==> flow/design.v <==
module adder16_7 (
    input [5:0] alufn,
    input [15:0] a,
    input [15:0] b,
    output reg [15:0] out,
    output reg z,
    output reg n,
    output reg v
  );
  reg [15:0] sum;
  reg [15:0] xb;
  always @* begin
    xb = b ^ {5'h10{alufn[0+0-:1]}};
    case (alufn[0+1-:2])
      2'h0: begin
        sum = a + b;
      end
      2'h1: begin
        sum = a - b;
      end
      2'h2: begin
        sum = a * b;
      end
      2'h3: begin
        sum = xb + 1'h1;
      end
      default: begin
        sum = a - b;
      end
    endcase
    v = (a[15+0-:1] & xb[15+0-:1] & ~sum[15+0-:1]) | (~a[15+0-:1] & ~xb[15+0-:1] & sum[15+0-:1]);
    n = sum[15+0-:1];
    z = (~|sum);
    out = sum;
  end
endmodule
module boolean16_9 (
    input [5:0] alufn,
    input [15:0] a,
    input [15:0] b,
    output reg [15:0] out
  );
  always @* begin
    case (alufn[0+3-:4])
      4'h8: begin
        out = a & b;
      end
      4'he: begin
        out = a | b;
      end
      4'h6: begin
        out = a ^ b;
      end
      4'ha: begin
        out = a;
      end
      default: begin
        out = 16'h0000;
      end
    endcase
  end
endmodule
module compare16_10 (
    input [5:0] alufn,
    input z,
    input v,
    input n,
    output reg [15:0] out
  );
  always @* begin
    case (alufn[1+1-:2])
      2'h1: begin
        out = z;
      end
      2'h2: begin
        out = n ^ v;
      end
      2'h3: begin
        out = z | (n ^ v);
      end
      default: begin
        out = 1'h0;
      end
    endcase
  end
endmodule
module shifter16_8 (
    input [15:0] a,
    input [15:0] b,
    input [5:0] alufn,
    output reg [15:0] out
  );
  always @* begin
    case (alufn[0+1-:2])
      2'h0: begin
        out = a <<< b[0+4-:5];
      end
      2'h1: begin
        out = a >>> b[0+4-:5];
      end
      2'h3: begin
        out = $signed(a) >>> b[0+4-:5];
      end
      default: begin
        out = 1'h0;
      end
    endcase
  end
endmodule
module alu_3 (
    input [5:0] alufn,
    input [15:0] a,
    input [15:0] b,
    output reg [15:0] alu_output
  );
  wire [16-1:0] M_add_out;
  wire [1-1:0] M_add_z;
  wire [1-1:0] M_add_n;
  wire [1-1:0] M_add_v;
  reg [6-1:0] M_add_alufn;
  reg [16-1:0] M_add_a;
  reg [16-1:0] M_add_b;
  adder16_7 add (
    .alufn(M_add_alufn),
    .a(M_add_a),
    .b(M_add_b),
    .out(M_add_out),
    .z(M_add_z),
    .n(M_add_n),
    .v(M_add_v)
  );
  wire [16-1:0] M_shift_out;
  reg [16-1:0] M_shift_a;
  reg [16-1:0] M_shift_b;
  reg [6-1:0] M_shift_alufn;
  shifter16_8 shift (
    .a(M_shift_a),
    .b(M_shift_b),
    .alufn(M_shift_alufn),
    .out(M_shift_out)
  );
  wire [16-1:0] M_bool_out;
  reg [6-1:0] M_bool_alufn;
  reg [16-1:0] M_bool_a;
  reg [16-1:0] M_bool_b;
  boolean16_9 bool (
    .alufn(M_bool_alufn),
    .a(M_bool_a),
    .b(M_bool_b),
    .out(M_bool_out)
  );
  wire [16-1:0] M_comp_out;
  reg [6-1:0] M_comp_alufn;
  reg [1-1:0] M_comp_z;
  reg [1-1:0] M_comp_v;
  reg [1-1:0] M_comp_n;
  compare16_10 comp (
    .alufn(M_comp_alufn),
    .z(M_comp_z),
    .v(M_comp_v),
    .n(M_comp_n),
    .out(M_comp_out)
  );
  always @* begin
    M_add_a = a;
    M_add_b = b;
    M_add_alufn = alufn;
    if (alufn[5:4] == 2'h3) begin
      M_add_alufn[1:0] = 2'h1;
    end
    M_comp_v = M_add_v;
    M_comp_n = M_add_n;
    M_comp_z = M_add_z;
    M_comp_alufn = alufn;
    M_bool_a = a;
    M_bool_b = b;
    M_bool_alufn = alufn;
    M_shift_a = a;
    M_shift_b = b;
    M_shift_alufn = alufn;
    case (alufn[4+1-:2])
      2'h0: begin
        alu_output = M_add_out;
      end
      2'h1: begin
        alu_output = M_bool_out;
      end
      2'h2: begin
        alu_output = M_shift_out;
      end
      2'h3: begin
        alu_output = M_comp_out;
      end
      default: begin
        alu_output = 16'h0000;
      end
    endcase
  end
endmodule
module alu16_top (
    input clk,
    input [5:0] alufn,
    input [15:0] a,
    input [15:0] b,
    output reg [15:0] y
  );
  reg [5:0] alufn_q;
  reg [15:0] a_q;
  reg [15:0] b_q;
  wire [15:0] alu_out;
  alu_3 alu (
    .alufn(alufn_q),
    .a(a_q),
    .b(b_q),
    .alu_output(alu_out)
  );
  always @(posedge clk) begin
    alufn_q <= alufn;
    a_q <= a;
    b_q <= b;
    y <= alu_out;
  end
endmodule
Tool chain data of alu16_top

What the tools print for alu16_top, step after step.
Line numbers count from 1 in the design file above.
Operators: Yosys type, input widths -> output width; for muxes data width and select width s.
Library cell names are shortened.
A cell with n/a has no value.

Top: alu16_top
Clock port: clk
Library: sky130hd
Timing corner: tt_025C_1v80

After elaboration

Yosys after proc, flatten, opt, wreduce and memory -nomap, before mapping. Enables and synchronous resets that opt folds into registers are not counted as muxes. Memory bits, and registers merged into a memory's read port (data or address), are not among the register bits. Print and check cells are not counted.

Cells after elaboration: 51
Memory bits (read-only): 0
Bits in latches: 0
Memory cells: 0
Bits of input ports: 39
Memory bits (writable): 0
Flip-flop bits (word level): 54
Clocked read ports x word width: 0

Shift operators: 3
Bitwise operators: 14
Multiplexer cells: 6
Magnitude comparators: 0
Reductions and logical operators: 5
Multipliers: 1
Equal/unequal tests: 15
Divide/modulo/power cells: 0
Add/subtract/negate cells: 3

Operator list:

| cell                  | number |
| $mul 16x16->16        | 1 |
| $pmux 16 s4           | 3 |
| $pmux 16 s3           | 2 |
| $xor 16x16->16        | 2 |
| $sshr 16x5->16        | 2 |
| $or 1x16->16          | 1 |
| $add 16x1->16 const B | 1 |
| $add 16x16->16        | 1 |
| $sub 16x16->16        | 1 |
| $and 16x16->16        | 1 |
| $or 16x16->16         | 1 |
| $sshl 16x5->16        | 1 |
| $reduce_or 16->1      | 1 |
| $eq 2x2->1 const B    | 7 |
| $eq 4x4->1 const B    | 3 |
| $eq 2x1->1 const B    | 4 |
| $logic_not 2->1       | 3 |
| $and 1x1->1           | 4 |
| $eq 4x3->1 const B    | 1 |
| $not 1->1             | 3 |
| $mux 2                | 1 |
| $or 1x1->1            | 1 |
| $xor 1x1->1           | 1 |
| $logic_not 1->1       | 1 |

Longest topological paths

Depth = most cells in a row (Yosys ltp): at word level without a register or memory, in the mapped netlist without a sequential cell, where the memories' decode and read muxes count.

Depth in word-level cells: 12
ABC_AREA: 0
Depth in mapped cells: 26
Depth with buffers taken out: 23

After synthesis

Source: synth_stat.txt of the flow (Yosys; design flattened, memories mapped). It holds for the ABC_AREA given above (unset counts as 0); a run with the other value may have another netlist.
The area totals of this step are shown rounded.

Chip area (Yosys): 9031 um^2
Mapped flip-flops: 54
Standard cells after synthesis: 1172

Cell types:

| cell type | number | area in all (um^2) |
| fa_1      | 81     | 1.62E+03 |
| ha_1      | 98     | 1.23E+03 |
| dfxtp_1   | 54     | 1.08E+03 |
| inv_1     | 146    | 548.026 |
| xnor2_1   | 57     | 499.229 |
| nor2_1    | 130    | 487.968 |
| nand2_1   | 129    | 484.214 |
| o21ai_0   | 87     | 435.418 |
| a21oi_1   | 54     | 270.259 |
| mux2i_1   | 18     | 180.173 |
| clkbuf_1  | 44     | 165.158 |
| xor2_1    | 17     | 148.893 |
| nand2b_1  | 21     | 131.376 |
| a222oi_1  | 13     | 130.125 |
| a21o_1    | 13     | 97.594 |
| a211oi_1  | 12     | 90.086 |
| nor3_1    | 17     | 85.082 |
| nand3_1   | 14     | 70.067 |

Not listed: further types 60, cells in them 167.
By module: a second synthesis without flattening, with its own total; a netlist apart from the flattened one above.

Cells (unflattened synthesis): 1178
Area (unflattened synthesis): 10170 um^2

Rows give one instance, submodules left out.

Modules:

| module       | instances | cells | area (um^2) |
| adder16_7    | 1         | 734   | 5832 |
| shifter16_8  | 1         | 212   | 1614 |
| alu16_top    | 1         | 54    | 1081 |
| boolean16_9  | 1         | 138   | 1066 |
| alu_3        | 1         | 22    | 447.9 |
| compare16_10 | 1         | 18    | 133.9 |

Path before layout

Path of least setup slack by OpenSTA after synthesis, without wires, with an ideal clock, recovery checks aside; 20% of the period is set as input and as output delay. Where synthesis merged equal registers, the netlist keeps one of their names.

Path kind: reg2reg
Start: register b_q[1]
End: register y[0]
Path buffers: 3
Data required time: 6.371 ns
Slack: 0.227 ns
Time at the first pin: 0.000 ns
Stages on the path: 24
Delay of the path: 6.273 ns
Clock period: 6.5 ns
Arrival time: 6.144 ns
Synthesis period reached: 6.273 ns

"delay of the path" is the arrival time less input delay plus setup time.
"stages on the path" counts driving pins, that of a launching flip-flop among them; a cell with two outputs on the path counts twice.
"synthesis period reached" is the clock period less the worst setup slack; recovery checks do not enter. This is arithmetic on one report: input and output delays are still those of the set period (20% each).
The rows between start and end are the longest chain of elaborated cells between them; the timing report does not say that the signal goes this way. Where chains are equally long, one stands for them.
A line is the first line of the expression or statement that the cell stems from. Yosys adds cells for indexed reads and writes and turns some case tables into memories.

Cells stage by stage: dfxtp_1 clkbuf_1 clkbuf_1 buf_1 nand2_1 fa_1 fa_1 fa_1 inv_1 ha_1 fa_1 inv_1 fa_1 inv_1 ha_1 or4_1 o22a_1 a31oi_1 o21ai_0 xnor2_1 nand2_1 o211ai_2 a221oi_2 o41ai_2
Length of the longest elaborated chain: 10
Elaborated cells between the ends (all ways): 20

RTL lines, path after synthesis:

| item            | line | source |
| start, declared | 209  | `reg [15:0] b_q;` |
| start, assigned | 220  | `b_q <= b;` |
| $xor 16x16->16  | 13   | `xb = b ^ {5'h10{alufn[0+0-:1]}};` |
| $add 16x1->16   | 25   | `sum = xb + 1'h1;` |
| $pmux 16 s4     | 14   | `case (alufn[0+1-:2])` |
| $not 1->1       | 31   | `v = (a[15+0-:1] & xb[15+0-:1] & ~sum[15+0-:1]) \| (~a[15+0-:1] & ~xb[15+0-:1] & sum[15+0-:1]);` |
| $and 1x1->1     | 31   |  |
| $or 1x1->1      | 31   |  |
| $xor 1x1->1     | 79   | `out = z \| (n ^ v);` |
| $or 1x16->16    | 79   |  |
| $pmux 16 s3     | 71   | `case (alufn[1+1-:2])` |
| $pmux 16 s4     | 181  | `case (alufn[4+1-:2])` |
| end, assigned   | 221  | `y <= alu_out;` |
| end, declared   | 205  | `output reg [15:0] y` |

Path in the finished layout

From the final timing report of job 1: the path of least setup slack in the routed layout; clock arrival at registers is part of the times.

Path kind: reg2reg
Start: register a_q[7]
End: register y[0]
Time at the first pin: 0.33 ns
Stages on the path: 24
Path buffers: 1
Clock period: 6.5 ns
Slack: 0.25 ns
Arrival time: 6.44 ns
Data required time: 6.69 ns

Cells stage by stage: dfxtp_1 inv_1 nor2_1 fa_1 inv_1 fa_1 fa_1 inv_1 ha_1 fa_1 inv_1 fa_1 inv_1 ha_1 or4_1 o22a_1 a31oi_4 o21ai_0 xnor2_1 buf_4 nand2_1 o211ai_2 a221oi_2 o41ai_2

RTL lines, path post-layout:

| item            | line | source |
| start, declared | 208  | `reg [15:0] a_q;` |
| start, assigned | 219  | `a_q <= a;` |
| end, assigned   | 221  | `y <= alu_out;` |
| end, declared   | 205  | `output reg [15:0] y` |

No chain of elaborated cells between the ends is given.

Add stored flow runs of alu16_top

Design alu16_top on sky130hd. What follows are 6 stored runs of the flow, each under its own settings; their order means nothing. The constraints put input and output delay at 20% of the set period each and load the outputs with 0.01 pF.
"achieved clock period" is the run's clock period less its worst setup slack. It is reckoned from that one timing run; input and output delays stay at 20% of the period that was set.
"worst setup path time": the worst setup path's part of the clock period (all of it between registers, 20% less for each end at a port) less its slack. A launch clock that arrives late makes it longer, a capture clock that arrives late makes it shorter.
"power consumption": no workload was simulated; the value follows from the tool's default switching activity.
Measured values are rounded.
Settings: . = not set for that run.

| name                                          | job 1   | job 2   | job 3   | job 4   | job 5   | job 6   |
| CAP_MARGIN                                    | 25      | 10      | 5       | 20      | 20      | 20      |
| CORE_MARGIN                                   | 7       | 8       | 2       | 2       | 2       | 2       |
| CORE_UTILIZATION                              | 29      | 36      | 57      | 54      | 40      | 40      |
| CTS_CLUSTER_DIAMETER                          | 210     | .       | 284     | 267     | .       | .       |
| CTS_CLUSTER_SIZE                              | 25      | .       | 71      | .       | .       | .       |
| MAX_ROUTING_LAYER                             | met5    | .       | .       | met4    | .       | .       |
| MIN_ROUTING_LAYER                             | met2    | met1    | met1    | .       | .       | .       |
| SLEW_MARGIN                                   | 30      | 25      | 20      | 40      | 20      | 20      |
| TNS_END_PERCENT                               | 10      | .       | 45      | 75      | .       | .       |
| period_ns                                     | 6.5     | 6.5     | 4.74    | 4.3     | 9.08    | 6.35    |
| ABC_AREA                                      | .       | 1       | .       | 1       | .       | .       |
| CORE_ASPECT_RATIO                             | .       | 0.55    | 1.72    | 0.78    | .       | .       |
| GPL_TIMING_DRIVEN                             | .       | 1       | .       | 1       | .       | .       |
| PLACE_DENSITY_LB_ADDON                        | .       | 0.13    | 0.09    | .       | .       | .       |
| SETUP_SLACK_MARGIN                            | .       | .       | 0.11    | -0.32   | .       | .       |
| CELL_PAD_IN_SITES_GLOBAL_PLACEMENT            | .       | .       | .       | 1       | .       | .       |
| PLACE_DENSITY                                 | .       | .       | .       | 0.47    | .       | .       |
| synthesis area (um^2)                         | 9031    | 9834    | 9031    | 9834    | 9031    | 9031    |
| area inside the die boundary (um^2)           | 36280   | 33100   | 16900   | 19320   | 23800   | 23800   |
| standard-cell area of the final layout (um^2) | 10420   | 10960   | 11440   | 12310   | 9953    | 10290   |
| post-route utilization (%)                    | 34.1    | 40.3    | 73.6    | 69.1    | 45.2    | 46.7    |
| worst setup slack after layout (ns)           | 0.252   | 0.404   | -0.830  | -1.011  | 2.144   | 0.306   |
| sum of negative setup slack (ns)              | 0.000   | 0.000   | -5.945  | -7.400  | 0.000   | 0.000   |
| post-route worst hold slack (ns)              | 0.724   | 0.695   | 0.739   | 0.709   | 0.718   | 0.724   |
| power consumption (µW)                        | 3844    | 3077    | 5691    | 6707    | 2207    | 3296    |
| achieved clock period (ns)                    | 6.248   | 6.096   | 5.570   | 5.311   | 6.936   | 6.044   |
| worst setup path time (ns)                    | 6.25    | 6.10    | 5.57    | 5.31    | 6.94    | 6.04    |
| worst setup path kind                         | reg2reg | reg2reg | reg2reg | reg2reg | reg2reg | reg2reg |
